==> flow/design.v <==
`timescale 1ns / 1ps
module display7(clk, seg_number, an_number, seg, an, btnU
    );
    input clk, btnU;
    output reg [7:0] seg;
    output reg [3:0] an;
    input wire [3:0] seg_number;
    input wire [1:0] an_number;
    always @ (*)
    begin 
        case(seg_number)
            4'h0: seg = 8'b11000000;
            4'h1: seg = 8'b11111001;
            4'h2: seg = 8'b10100100;
            4'h3: seg = 8'b10110000;
            4'h4: seg = 8'b10011001;
            4'h5: seg = 8'b10010010;
            4'h6: seg = 8'b10000010;
            4'h7: seg = 8'b11111000;
            4'h8: seg = 8'b10000000;
            4'h9: seg = 8'b10010000;
            default: seg = 8'b00000000;
        endcase
        case(an_number)
            2'b00: an = 4'b0111;
            2'b01:
            begin
            an = 4'b1011;
            seg[7] = 0;
            end
            2'b10: an = 4'b1101;
            2'b11: an = 4'b1110;
            default: an = 4'b0000;
        endcase
     end 
endmodule
`timescale 1ns / 1ps
module notes(clk, rst, speaker, signal
    );
    input clk;
    input rst;
    input [1:0] signal;
    output reg speaker;
    reg [3:0] seg_number;
    reg [1:0] an_number;
    reg [7:0] counter;
    always @(posedge clk)
    begin
        if (rst)
        begin
            counter <= 0;
            speaker <= 0;
        end
        else if (signal == 2'b00)
        begin
            counter <= 0;
            speaker <= 0;
        end  
        else if (signal == 2'b01)
        begin
            if(counter==55) counter <= 0; else counter <= counter+1;
            speaker <= counter[5];
        end
        else  
        begin
            if(counter==221) counter <= 0; else counter <= counter+1;
            speaker <= counter[7];
        end
    end
endmodule
`timescale 1ns / 1ps
module randomNumber #(parameter BITS = 5)(
    input clk,
    input rst,
    output reg [4:0] data
    );
   reg [4:0] data_next;
   always @* begin
    data_next[4] = data[4]^data[1];
    data_next[3] = data[3]^data[0];
    data_next[2] = data[2]^data_next[4];
    data_next[1] = data[1]^data_next[3];
    data_next[0] = data[0]^data_next[2];
   end
   always @(posedge clk) begin
    if(rst)
        data <= 5'h1f;
    else
        data <= data_next;
   end
endmodule
`timescale 1ns / 1ps
module clock_1hz(clk, rst, clk_1hz
    );
    input clk;
    input rst;
    output clk_1hz;
    reg clk_1hz;
    reg [12:0] counter;
    always @ (posedge clk)
        if (rst)
            begin
                counter <= 0;
                clk_1hz <= 0;
            end
        else if (counter == 13'd4999)
            begin
                counter <= 0;
                clk_1hz <= 1;
            end
        else
            begin
                clk_1hz <= 0;
                counter <= counter + 1;
            end    
endmodule
`timescale 1ns / 1ps
module clock_500hz(clk, rst, clk_500hz
    );
    input clk;
    input rst;
    output clk_500hz;
    reg clk_500hz;
    reg [3:0] counter;
    always @ (posedge clk)
        begin
            if (rst)
            begin
                counter <= 0;
                clk_500hz <= 0;
            end
            else if (counter == 4'd9)
            begin
                counter <= 0;
                clk_500hz <= 1;
            end
            else
            begin
                clk_500hz <= 0;
                counter <= counter + 1;
            end    
        end
endmodule
`timescale 1ns / 1ps
module bopit(clk, rst, btnR, btnD, btnL, btnU, btnS, sw, seg, an, led, speaker 
    );
    input clk;
    input rst;
    input btnR, btnS, btnD, btnU, btnL;
    input [7:0] sw;
    output reg [7:0] led;
    output [7:0] seg;
    output [3:0] an;
    reg [3:0] seg_number;
    reg [1:0] an_number;
    wire clk_1hz;  
    wire clk_500hz;  
    wire [4:0] randomBop;  
    output wire speaker;
    reg [1:0] signal;  
    reg [7:0] ledCode;
    reg [3:0] bopCode; 
    reg [3:0] ones_seconds;
    reg [3:0] tens_seconds;
    reg [3:0] ones_score;
    reg [3:0] tens_score;
    integer an_toggle;
    integer an_index;
    integer gameOn;
    integer command_type;
    integer command_number;
    integer roundWon;
    integer roundDelay;
    integer fail_count;
    notes bop_notes(
        .clk(clk),
        .rst(rst),
        .signal(signal),
        .speaker(speaker)
    );
    randomNumber randomNum (
        .clk(clk),
        .rst(rst),
        .data(randomBop)
    );
    clock_1hz clock_1 (
		.clk(clk), 
		.rst(rst),
		.clk_1hz(clk_1hz)
	);
    clock_500hz clock_500 (
        .clk(clk),
        .rst(rst),
        .clk_500hz(clk_500hz)
    );
    display7 segmentDisplay (
            .clk(clk), 
            .seg_number(seg_number), 
            .an_number(an_number), 
            .seg(seg), 
            .an(an), 
            .btnU(btnU) 
    );
    always @ (posedge clk)
    if (rst)
    begin
        ones_seconds <= 0;
        tens_seconds <= 0;
        command_type <= 10;
        command_number <= 8;
        an_toggle <= 0;
        an_index <= 0;
        ones_score <= 0;
        tens_score <= 0;
        bopCode <= 0;
        ledCode <= 0;
        gameOn <= 1;
        roundWon <= 0;
        roundDelay <= 0;
        signal <= 0;
        fail_count <= 0;
        seg_number <= 0;
        an_number <= 0;
        led <= 0;
    end
    else
    begin
        if (btnS)
        begin
            roundWon <= 0;
            roundDelay <= 0;
            gameOn <= 1;
            ones_score <= 0;
            tens_score <= 0;
            ones_seconds <= 0;
            tens_seconds <= 0;
            bopCode <= randomBop % 12;
            fail_count <= 0;
        end
        if (!roundWon)
        begin
        case(bopCode)
            0:
            begin  
                if (sw[0])
                begin
                    roundWon <= 1;
                end
                else if(sw[7:0] || btnU || btnL || btnD || btnR)
                begin
                    gameOn <= 0;
                end
            end
            1:
            begin  
                if (sw[1])
                begin
                    roundWon <= 1;
                end
                else if(sw[7:0] || btnU || btnL || btnD || btnR)
                begin
                    gameOn <= 0;
                end
            end
            2:
            begin  
                if (sw[2])
                begin
                    roundWon <= 1;
                end
                else if(sw[7:0] || btnU || btnL || btnD || btnR)
                begin
                    gameOn <= 0;
                end
            end
            3:
            begin  
                if (sw[3])
                begin
                    roundWon <= 1;
                end
                else if(sw[7:0] || btnU || btnL || btnD || btnR)
                begin
                    gameOn <= 0;
                end
            end
            4:
            begin  
                if (sw[4])
                begin
                    roundWon <= 1;
                end
                else if(sw[7:0] || btnU || btnL || btnD || btnR)
                begin
                    gameOn <= 0;
                end
            end
            5:
            begin  
                if (sw[5])
                begin
                    roundWon <= 1;
                end
                else if(sw[7:0] || btnU || btnL || btnD || btnR)
                begin
                    gameOn <= 0;
                end
            end
            6:
            begin  
                if (sw[6])
                begin
                    roundWon <= 1;
                end
                else if(sw[7:0] || btnU || btnL || btnD || btnR)
                begin
                    gameOn <= 0;
                end
            end
            7:
            begin  
                if (sw[7])
                begin
                    roundWon <= 1;
                end
                else if(sw[7:0] || btnU || btnL || btnD || btnR)
                begin
                    gameOn <= 0;
                end
            end
            8:
            begin  
                if (btnU)
                begin
                    roundWon <= 1;
                end
                else if(sw[7:0] || btnU || btnL || btnD || btnR)
                begin
                    gameOn <= 0;
                end
            end
            9:
            begin  
                if (btnR)
                begin
                    roundWon <= 1;
                end
                else if(sw[7:0] || btnU || btnL || btnD || btnR)
                begin
                    gameOn <= 0;
                end
            end
            10:
            begin  
                if (btnD)
                begin
                    roundWon <= 1;
                end
                else if(sw[7:0] || btnU || btnL || btnD || btnR)
                begin
                    gameOn <= 0;
                end
            end
            11:
            begin  
                if (btnL)
                begin
                    roundWon <= 1;
                end
                else if(sw[7:0] || btnU || btnL || btnD || btnR)
                begin
                    gameOn <= 0;
                end
            end
        endcase
        end
        if (clk_1hz && gameOn)
        begin
            if (roundWon)
            begin
                if (roundDelay == 0)
                    signal <= 1;
                if (roundDelay == 1)
                    signal <= 0;
                if (roundDelay == 3)
                begin
                    roundWon <= 0;
                    roundDelay <= 0;
                    bopCode <= randomBop % 12;
                    if (ones_score == 4'b1001)
                    begin
                       ones_score <= 0; 
                       tens_score <= tens_score + 1;
                    end
                    else
                    begin
                       ones_score <= ones_score + 1;
                    end
                end
                else
                begin
                    roundDelay <= roundDelay + 1;
                end
                   ones_seconds <= 0;
                   tens_seconds <= 0;
            end
            else
            begin 
                ones_seconds <= ones_seconds + 1;
                if (ones_seconds == 4'b1001)
                begin
                    ones_seconds <= 0; 
                    tens_seconds <= tens_seconds + 1;
                end
            end
        end
        if (tens_seconds == 4'b0001)
        begin
            ones_seconds <= 0;
            tens_seconds <= 0;
            gameOn <= 0;
        end
        if (clk_500hz && gameOn)  
        begin
            an_index <= an_toggle % 4;
            case(an_index)
                0:
                begin
                    if (bopCode > 4'b0111)  
                    begin
                        seg_number <= 4'b1000;
                        ledCode <= 8'b00000000;
                        led [7:0] <= ledCode [7:0];
                    end
                    else  
                    begin
                        seg_number <= 4'b0101;
                        ledCode <= 8'b00000001 << (bopCode % 8);
                        led [7:0] <= ledCode [7:0];
                    end
                    an_number <= an_index;
                end
                1:
                begin
                    seg_number <= bopCode % 8; 
                    an_number <= an_index;
                end
                2:
                begin
                    seg_number <= tens_seconds;
                    an_number <= an_index;
                end
                3:
                begin
                    seg_number <= ones_seconds;
                    an_number <= an_index;                  
                end
                default:
                begin
                    seg_number <= 0;
                    an_number <= 0;
                end
            endcase
            an_toggle <= an_toggle + 1;
        end
        else if (clk_500hz && !gameOn)
        begin
            if (fail_count != 500)
            begin
                signal <= 2;
                fail_count <= fail_count + 1;
            end
            if (fail_count == 500)
                signal <= 0;
            an_index <= an_toggle % 4;
            case(an_index)
                0:
                begin
                    seg_number <= 0;
                    an_number <= an_index;
                end
                1:
                begin
                    seg_number <= 0;
                    an_number <= an_index;
                end
                2:
                begin
                    seg_number <= tens_score;
                    an_number <= an_index;
                end
                3:
                begin
                    seg_number <= ones_score;
                    an_number <= an_index;                  
                end
                default:
                begin
                    seg_number <= 0;
                    an_number <= 0;
                end
            endcase
            an_toggle <= an_toggle + 1;
        end
    end
endmodule
==> reports on bopit <==
Step by step through the tools: bopit

Module bopit before and after one edit of its RTL, step after step.
Lines under "unedited" count in the file above, lines under "edited" in the edited file.
"change" is "edited" less "unedited", of the values as shown.
Operators: Yosys type, input widths -> output width; for muxes data width and select width s.
A cell with n/a has no value.

Top module: bopit
Clock port: clk
Standard-cell library: sky130hd
Corner: tt_025C_1v80

Diff

The edit as a unified diff against the file above.
A script made this edit. It changes what the design does and was not meant as an optimisation.

```diff
@@ -194,12 +194,18 @@
         .clk_500hz(clk_500hz)
     );
+    wire [7:0] seg_p, seg_n;
+    wire [3:0] an_p, an_n;
     display7 segmentDisplay (
             .clk(clk), 
             .seg_number(seg_number), 
             .an_number(an_number), 
-            .seg(seg), 
-            .an(an), 
+            .seg(seg_p), 
+            .an(an_p), 
             .btnU(btnU) 
     );
+    display7 segmentDisplay_2 (.clk(clk), .seg_number(seg_number), .an_number(~an_number), .seg(seg_n),
+        .an(an_n), .btnU(btnU));
+    assign seg = seg_p ^ seg_n;
+    assign an = an_p ^ an_n;
     always @ (posedge clk)
     if (rst)
```

After elaboration

Source: Yosys, flattened and elaborated, memories not mapped. Widths are those after wreduce. Print and check cells do not count.
Memory sizes are those after Yosys's memory passes, which may raise the word count (mostly to a power of two), join words into wider ones and drop unused or constant bits.

Cells by class:

| item                          | unedited | edited | change |
| add/sub/neg operators         | 10       | 10     | 0 |
| reduce/logical cells          | 25       | 27     | +2 |
| shift operators               | 1        | 1      | 0 |
| order comparisons             | 1        | 1      | 0 |
| mux-type cells                | 96       | 100    | +4 |
| equality and inequality tests | 29       | 32     | +3 |
| bitwise logic cells           | 6        | 9      | +3 |
| divide/modulo/power cells     | 1        | 1      | 0 |

Operators with widths:

| operator              | unedited | edited | change |
| $mux 4                | 27       | 29     | +2 |
| $eq 2x2->1 const B    | 2        | 4      | +2 |
| $eq 2x1->1 const B    | 2        | 3      | +1 |
| $logic_not 2->1       | 2        | 3      | +1 |
| $pmux 4 s4            | 2        | 3      | +1 |
| $pmux 1 s2            | 1        | 2      | +1 |
| $reduce_or 3->1       | 1        | 2      | +1 |
| $not 2->2             | 0        | 1      | +1 |
| $xor 4x4->4           | 0        | 1      | +1 |
| $xor 8x8->8           | 0        | 1      | +1 |
| $mux 32               | 44       | 44     | 0 |
| $mux 2                | 11       | 11     | 0 |
| $eq 4x4->1 const B    | 7        | 7      | 0 |
| $add 4x1->4 const B   | 5        | 5      | 0 |
| $reduce_or 2->1       | 5        | 5      | 0 |
| $xor 1x1->1           | 5        | 5      | 0 |
| $eq 4x3->1 const B    | 4        | 4      | 0 |
| $logic_not 32->1      | 4        | 4      | 0 |
| $mux 1                | 4        | 4      | 0 |
| $mux 8                | 4        | 4      | 0 |
| $add 32x2->32 const B | 3        | 3      | 0 |
| $eq 32x2->1 const B   | 3        | 3      | 0 |
| $logic_or 1x1->1      | 3        | 3      | 0 |
| $eq 4x1->1 const B    | 2        | 2      | 0 |
| $eq 4x2->1 const B    | 2        | 2      | 0 |
| $logic_and 1x32->1    | 2        | 2      | 0 |
| $pmux 32 s12          | 2        | 2      | 0 |
| $reduce_bool 2->1     | 2        | 2      | 0 |

Not every row of either side is listed.

Word-level totals:

| item                            | unedited | edited | change |
| word-level cells                | 194      | 207    | +13 |
| bits of input ports             | 15       | 15     | 0 |
| memories kept                   | 1        | 2      | +1 |
| register bits                   | 269      | 269    | 0 |
| clocked read ports x word width | 8        | 16     | +8 |
| output and inout port bits      | 21       | 21     | 0 |
| ROM bits                        | 128      | 256    | +128 |

Memory list:

| item                                         | unedited        | edited |
| shape (words x width / read and write ports) | 16 x 8 bit 1R0W | 16 x 8 bit 1R0W; 16 x 8 bit 1R0W |

Depth

Longest topological path by Yosys (ltp), each cell counted once; first at word level (registers and memories cut), then after technology mapping (sequential cells cut; the memories' decode and read muxes count).

Logic depth:

| item                          | unedited | edited | change |
| depth in word-level cells     | 9        | 9      | 0 |
| ABC_AREA                      | 0        | 0      | n/a |
| gate-level depth with buffers | 13       | 9      | -4 |
| gate-level depth less buffers | 11       | 8      | -3 |

After synthesis

The flow's flattened synthesis, as Yosys stat reports it; memories are mapped. The netlist is that of the ABC_AREA named above (0 if unset); the other value can give another one.

Cells by type:

| cell type                 | unedited | edited | change |
| sky130_fd_sc_hd__a31oi_1  | 25       | 5      | -20 |
| sky130_fd_sc_hd__inv_1    | 29       | 45     | +16 |
| sky130_fd_sc_hd__nand2b_1 | 3        | 18     | +15 |
| sky130_fd_sc_hd__a21oi_1  | 81       | 67     | -14 |
| sky130_fd_sc_hd__xor2_1   | 42       | 28     | -14 |
| sky130_fd_sc_hd__nand2_1  | 161      | 148    | -13 |
| sky130_fd_sc_hd__buf_4    | 0        | 12     | +12 |
| sky130_fd_sc_hd__nand3_1  | 70       | 81     | +11 |
| sky130_fd_sc_hd__or3_1    | 23       | 34     | +11 |
| sky130_fd_sc_hd__xnor2_1  | 18       | 28     | +10 |
| sky130_fd_sc_hd__mux2i_1  | 13       | 23     | +10 |
| sky130_fd_sc_hd__nor3_1   | 39       | 30     | -9 |
| sky130_fd_sc_hd__nand3b_1 | 12       | 3      | -9 |
| sky130_fd_sc_hd__a211oi_1 | 11       | 2      | -9 |
| sky130_fd_sc_hd__a21o_1   | 4        | 13     | +9 |
| sky130_fd_sc_hd__dfxtp_1  | 248      | 240    | -8 |
| sky130_fd_sc_hd__and2_1   | 73       | 66     | -7 |
| sky130_fd_sc_hd__clkbuf_1 | 49       | 42     | -7 |

Not every row of either side is listed.

Mapped netlist:

| item                              | unedited | edited  | change |
| cell count                        | 1375     | 1314    | -61 |
| sequential part of the area (µm²) | 4964.8   | 4804.6  | -160.2 |
| mapped area (µm²)                 | 11685.0  | 11095.6 | -589.4 |
| mapped flip-flops                 | 248      | 240     | -8 |
| buffers                           | 73       | 72      | -1 |

By module: a second synthesis without flattening, with its own total; a netlist apart from the flattened one above.

Unflattened totals:

| item                                    | unedited | edited  | change |
| cell total of the unflattened synthesis | 1290     | 1320    | +30 |
| area (unflattened synthesis) (µm²)      | 11013.1  | 11433.5 | +420.4 |

Each row is one instance without its submodules.

By module, unedited:

| module       | seq. area (µm²) | instances | cells | area (µm²) |
| bopit        | 4144.0          | 1         | 1108  | 9384.0 |
| clock_1hz    | 280.3           | 1         | 66    | 589.3 |
| notes        | 180.2           | 1         | 49    | 435.4 |
| display7     | 0.0             | 1         | 30    | 206.4 |
| clock_500hz  | 100.1           | 1         | 21    | 205.2 |
| randomNumber | 100.1           | 1         | 16    | 192.7 |

By module, edited:

| module       | seq. area (µm²) | instances | cells | area (µm²) |
| bopit        | 4144.0          | 1         | 1108  | 9598.0 |
| clock_1hz    | 280.3           | 1         | 66    | 589.3 |
| notes        | 180.2           | 1         | 49    | 435.4 |
| display7     | 0.0             | 2         | 30    | 206.4 |
| clock_500hz  | 100.1           | 1         | 21    | 205.2 |
| randomNumber | 100.1           | 1         | 16    | 192.7 |

Worst setup path after synthesis

Source: OpenSTA report_checks on the synthesized netlist (no wires, ideal clock, input and output delay 20% of the period each), path of least setup slack; recovery checks are left aside. Register names are those of the netlist, which keeps one name where synthesis merged equal registers.

Path after synthesis:

| item                                | unedited       | edited         | change |
| path kind                           | in2reg         | in2reg         | n/a |
| from                                | in sw[2]       | in sw[1]       | n/a |
| to                                  | reg gameOn[17] | reg gameOn[10] | n/a |
| driving pins on the path            | 7              | 7              | 0 |
| path slack (ps)                     | 6322           | 6562           | +240 |
| data arrival time (ps)              | 3621           | 3379           | -242 |
| path buffers                        | 1              | 1              | 0 |
| launch time at the first pin (ps)   | 2000           | 2000           | 0 |
| external input delay (ps)           | 2000           | 2000           | 0 |
| delay of the path (ps)              | 1679           | 1438           | -241 |
| period (ps)                         | 10000          | 10000          | 0 |
| required time (ps)                  | 9942           | 9941           | -1 |
| setup time (ps)                     | 58             | 59             | +1 |
| period reached after synthesis (ps) | 3678           | 3438           | -240 |

"delay of the path" = arrival - input delay + setup time.
"driving pins on the path" counts driving pins, that of a launching flip-flop among them; a cell with two outputs on the path counts twice.
"period reached after synthesis" is the clock period less the worst setup slack; recovery checks do not enter. This is arithmetic on one report: input and output delays are still those of the set period (20% each).
The rows between start and end are the longest chain of elaborated cells between them; the timing report does not say that the signal goes this way. Where chains are equally long, one stands for them.
A line is the first line of the expression or statement that the cell stems from. Yosys adds cells for indexed reads and writes and turns some case tables into memories.
At most two assigning lines are given for a register; there are more.

On the way, after synthesis, unedited:
Cells stage by stage: sky130_fd_sc_hd__nor4_1 sky130_fd_sc_hd__a41oi_1 sky130_fd_sc_hd__nor3_1 sky130_fd_sc_hd__nor4_1 sky130_fd_sc_hd__a2111oi_1 sky130_fd_sc_hd__clkbuf_1 sky130_fd_sc_hd__and2_2
Length of the longest elaborated chain: 8
Elaborated cells between the ends (all ways): 19
Classes of those cells: mux: 15; reduce/logical: 4

Ends and longest elaborated chain, after synthesis, unedited:

| item                | RTL line | text |
| start: declaration  | 150      | `input [7:0] sw;` |
| $logic_or 8x1->1    | 370      | `else if(sw[7:0] \|\| btnU \|\| btnL \|\| btnD \|\| btnR)` |
| $logic_or 1x1->1 x3 | 370      |  |
| $mux 32             | 370      |  |
| $mux 32             | 366      | `if (btnL)` |
| $pmux 32 s12        | 242      | `case(bopCode)` |
| $mux 32             | 240      | `if (!roundWon)` |
| end: assignment     | 232      | `gameOn <= 1;` |
| end: assignment     | 251      | `gameOn <= 0;` |
| end: declaration    | 169      | `integer gameOn;` |

On the way, after synthesis, edited:
Cells stage by stage: sky130_fd_sc_hd__nor4_1 sky130_fd_sc_hd__nand3_1 sky130_fd_sc_hd__nor3b_1 sky130_fd_sc_hd__a2111oi_0 sky130_fd_sc_hd__a311oi_1 sky130_fd_sc_hd__clkbuf_1 sky130_fd_sc_hd__and2_1
Length of the longest elaborated chain: 8
Elaborated cells between the ends (all ways): 19
Classes of those cells: mux: 15; reduce/logical: 4

Ends and longest elaborated chain, after synthesis, edited:

| item                | RTL line | text |
| start: declaration  | 150      | `input [7:0] sw;` |
| $logic_or 8x1->1    | 376      | `else if(sw[7:0] \|\| btnU \|\| btnL \|\| btnD \|\| btnR)` |
| $logic_or 1x1->1 x3 | 376      |  |
| $mux 32             | 376      |  |
| $mux 32             | 372      | `if (btnL)` |
| $pmux 32 s12        | 248      | `case(bopCode)` |
| $mux 32             | 246      | `if (!roundWon)` |
| end: assignment     | 238      | `gameOn <= 1;` |
| end: assignment     | 257      | `gameOn <= 0;` |
| end: declaration    | 169      | `integer gameOn;` |

Path in the finished layout

From the final timing report of each run of set A: the path of least setup slack in the routed layout; clock arrival at registers is part of the times.
The report prints the path's times to 10 ps; the period is as set.

Path post-layout:

| item                              | unedited       | edited           | change |
| path kind                         | in2reg         | reg2out          | n/a |
| from                              | in rst         | reg an_number[1] | n/a |
| to                                | reg gameOn[17] | out seg[7]       | n/a |
| required time (ps)                | 10430          | 8000             | -2430 |
| driving pins on the path          | 6              | 6                | 0 |
| external output delay (ps)        | n/a            | 2000             | n/a |
| data arrival time (ps)            | 4290           | 1980             | -2310 |
| external input delay (ps)         | 2000           | n/a              | n/a |
| path buffers                      | 4              | 1                | -3 |
| launch time at the first pin (ps) | 2000           | 540              | -1460 |
| setup time (ps)                   | 100            | n/a              | n/a |
| path slack (ps)                   | 6140           | 6020             | -120 |
| period (ps)                       | 10000          | 10000            | 0 |

The rows between start and end are the longest chain of elaborated cells between them; the timing report does not say that the signal goes this way. Where chains are equally long, one stands for them.
At most two assigning lines are given for a register; there are more.

On the way, post-layout, unedited:
Cells stage by stage: sky130_fd_sc_hd__buf_4 sky130_fd_sc_hd__buf_4 sky130_fd_sc_hd__buf_4 sky130_fd_sc_hd__a2111oi_2 sky130_fd_sc_hd__buf_4 sky130_fd_sc_hd__and2_2
Length of the longest elaborated chain: 1
Elaborated cells between the ends (all ways): 1
Source lines of those cells: 0
Classes of those cells: reduce/logical: 1

Ends and longest elaborated chain, post-layout, unedited:

| item               | RTL line | text |
| start: declaration | 148      | `input rst;` |
| $reduce_or 2->1    | n/a      |  |
| end: assignment    | 217      | `gameOn <= 1;` |
| end: assignment    | 232      | `gameOn <= 1;` |
| end: declaration   | 169      | `integer gameOn;` |

On the way, post-layout, edited:
Cells stage by stage: sky130_fd_sc_hd__dfxtp_1 sky130_fd_sc_hd__inv_1 sky130_fd_sc_hd__ha_1 sky130_fd_sc_hd__xor2_1 sky130_fd_sc_hd__and2_1 sky130_fd_sc_hd__clkdlybuf4s50_1
Length of the longest elaborated chain: 5
Elaborated cells between the ends (all ways): 14
Source lines of those cells: 3
Classes of those cells: eq/ne: 6; mux: 2; logic: 2; reduce/logical: 4

Ends and longest elaborated chain, post-layout, edited:

| item               | RTL line | text |
| start: declaration | 155      | `reg [1:0] an_number;` |
| start: assignment  | 447      | `an_number <= an_index;` |
| start: assignment  | 452      | `an_number <= an_index;` |
| $not 2->2          | 206      | `display7 segmentDisplay_2 (.clk(clk), .seg_number(seg_number), .an_number(~an_number), .seg(seg_n),` |
| $logic_not 2->1    | 24       | `case(an_number)` |
| $reduce_or 3->1    | n/a      |  |
| $pmux 1 s2         | 24       |  |
| $xor 8x8->8        | 208      | `assign seg = seg_p ^ seg_n;` |
| end: declaration   | 152      | `output [7:0] seg;` |

Measured runs

Both versions went through the flow (Yosys, OpenROAD) with the same settings in each pair. Constraints: input delay and output delay 20% of the set period each, output load 0.01 pF.

Flow settings, set A:
CORE_UTILIZATION: 40
period_ns: 10.0
CAP_MARGIN: 20
CORE_MARGIN: 2
SLEW_MARGIN: 20

Measured results, set A:

| item                                   | unedited | edited  | change |
| period achieved (ps)                   | 3863     | 3977    | +114 |
| power consumption (µW)                 | 2224     | 2183    | -41 |
| standard-cell area after routing (µm²) | 13176.4  | 12527.0 | -649.4 |
| worst setup slack after layout (ps)    | 6137     | 6023    | -114 |
| die area (µm²)                         | 30595.3  | 29087.3 | -1508.0 |
| worst-case hold slack (ps)             | 448      | 451     | +3 |
| area of the synthesized netlist (µm²)  | 11685.0  | 11095.6 | -589.4 |

Flow settings, set B:
CELL_PAD_IN_SITES_GLOBAL_PLACEMENT: 2
CORE_ASPECT_RATIO: 0.91
CORE_UTILIZATION: 34
CTS_CLUSTER_SIZE: 23
GPL_ROUTABILITY_DRIVEN: 1
GPL_TIMING_DRIVEN: 1
HOLD_SLACK_MARGIN: 0.29
MAX_ROUTING_LAYER: met4
PLACE_DENSITY_LB_ADDON: 0.02
SETUP_SLACK_MARGIN: 0.33
SLEW_MARGIN: 25
period_ns: 4.62
CAP_MARGIN: 20
CORE_MARGIN: 2

Measured results, set B:

| item                                   | unedited | edited  | change |
| period achieved (ps)                   | 3359     | 2932    | -427 |
| power consumption (µW)                 | 5079     | 4722    | -357 |
| standard-cell area after routing (µm²) | 13437.9  | 12627.1 | -810.8 |
| worst setup slack after layout (ps)    | 1261     | 1688    | +427 |
| die area (µm²)                         | 35867.9  | 34096.9 | -1771.0 |
| worst-case hold slack (ps)             | 447      | 445     | -2 |
| area of the synthesized netlist (µm²)  | 11685.0  | 11095.6 | -589.4 |

"period achieved": clock period set for the run, less the worst setup slack. It is reckoned from that one timing run; input and output delays stay at 20% of the period that was set.
"power consumption" is the tool's figure for a default switching activity; nothing was simulated.
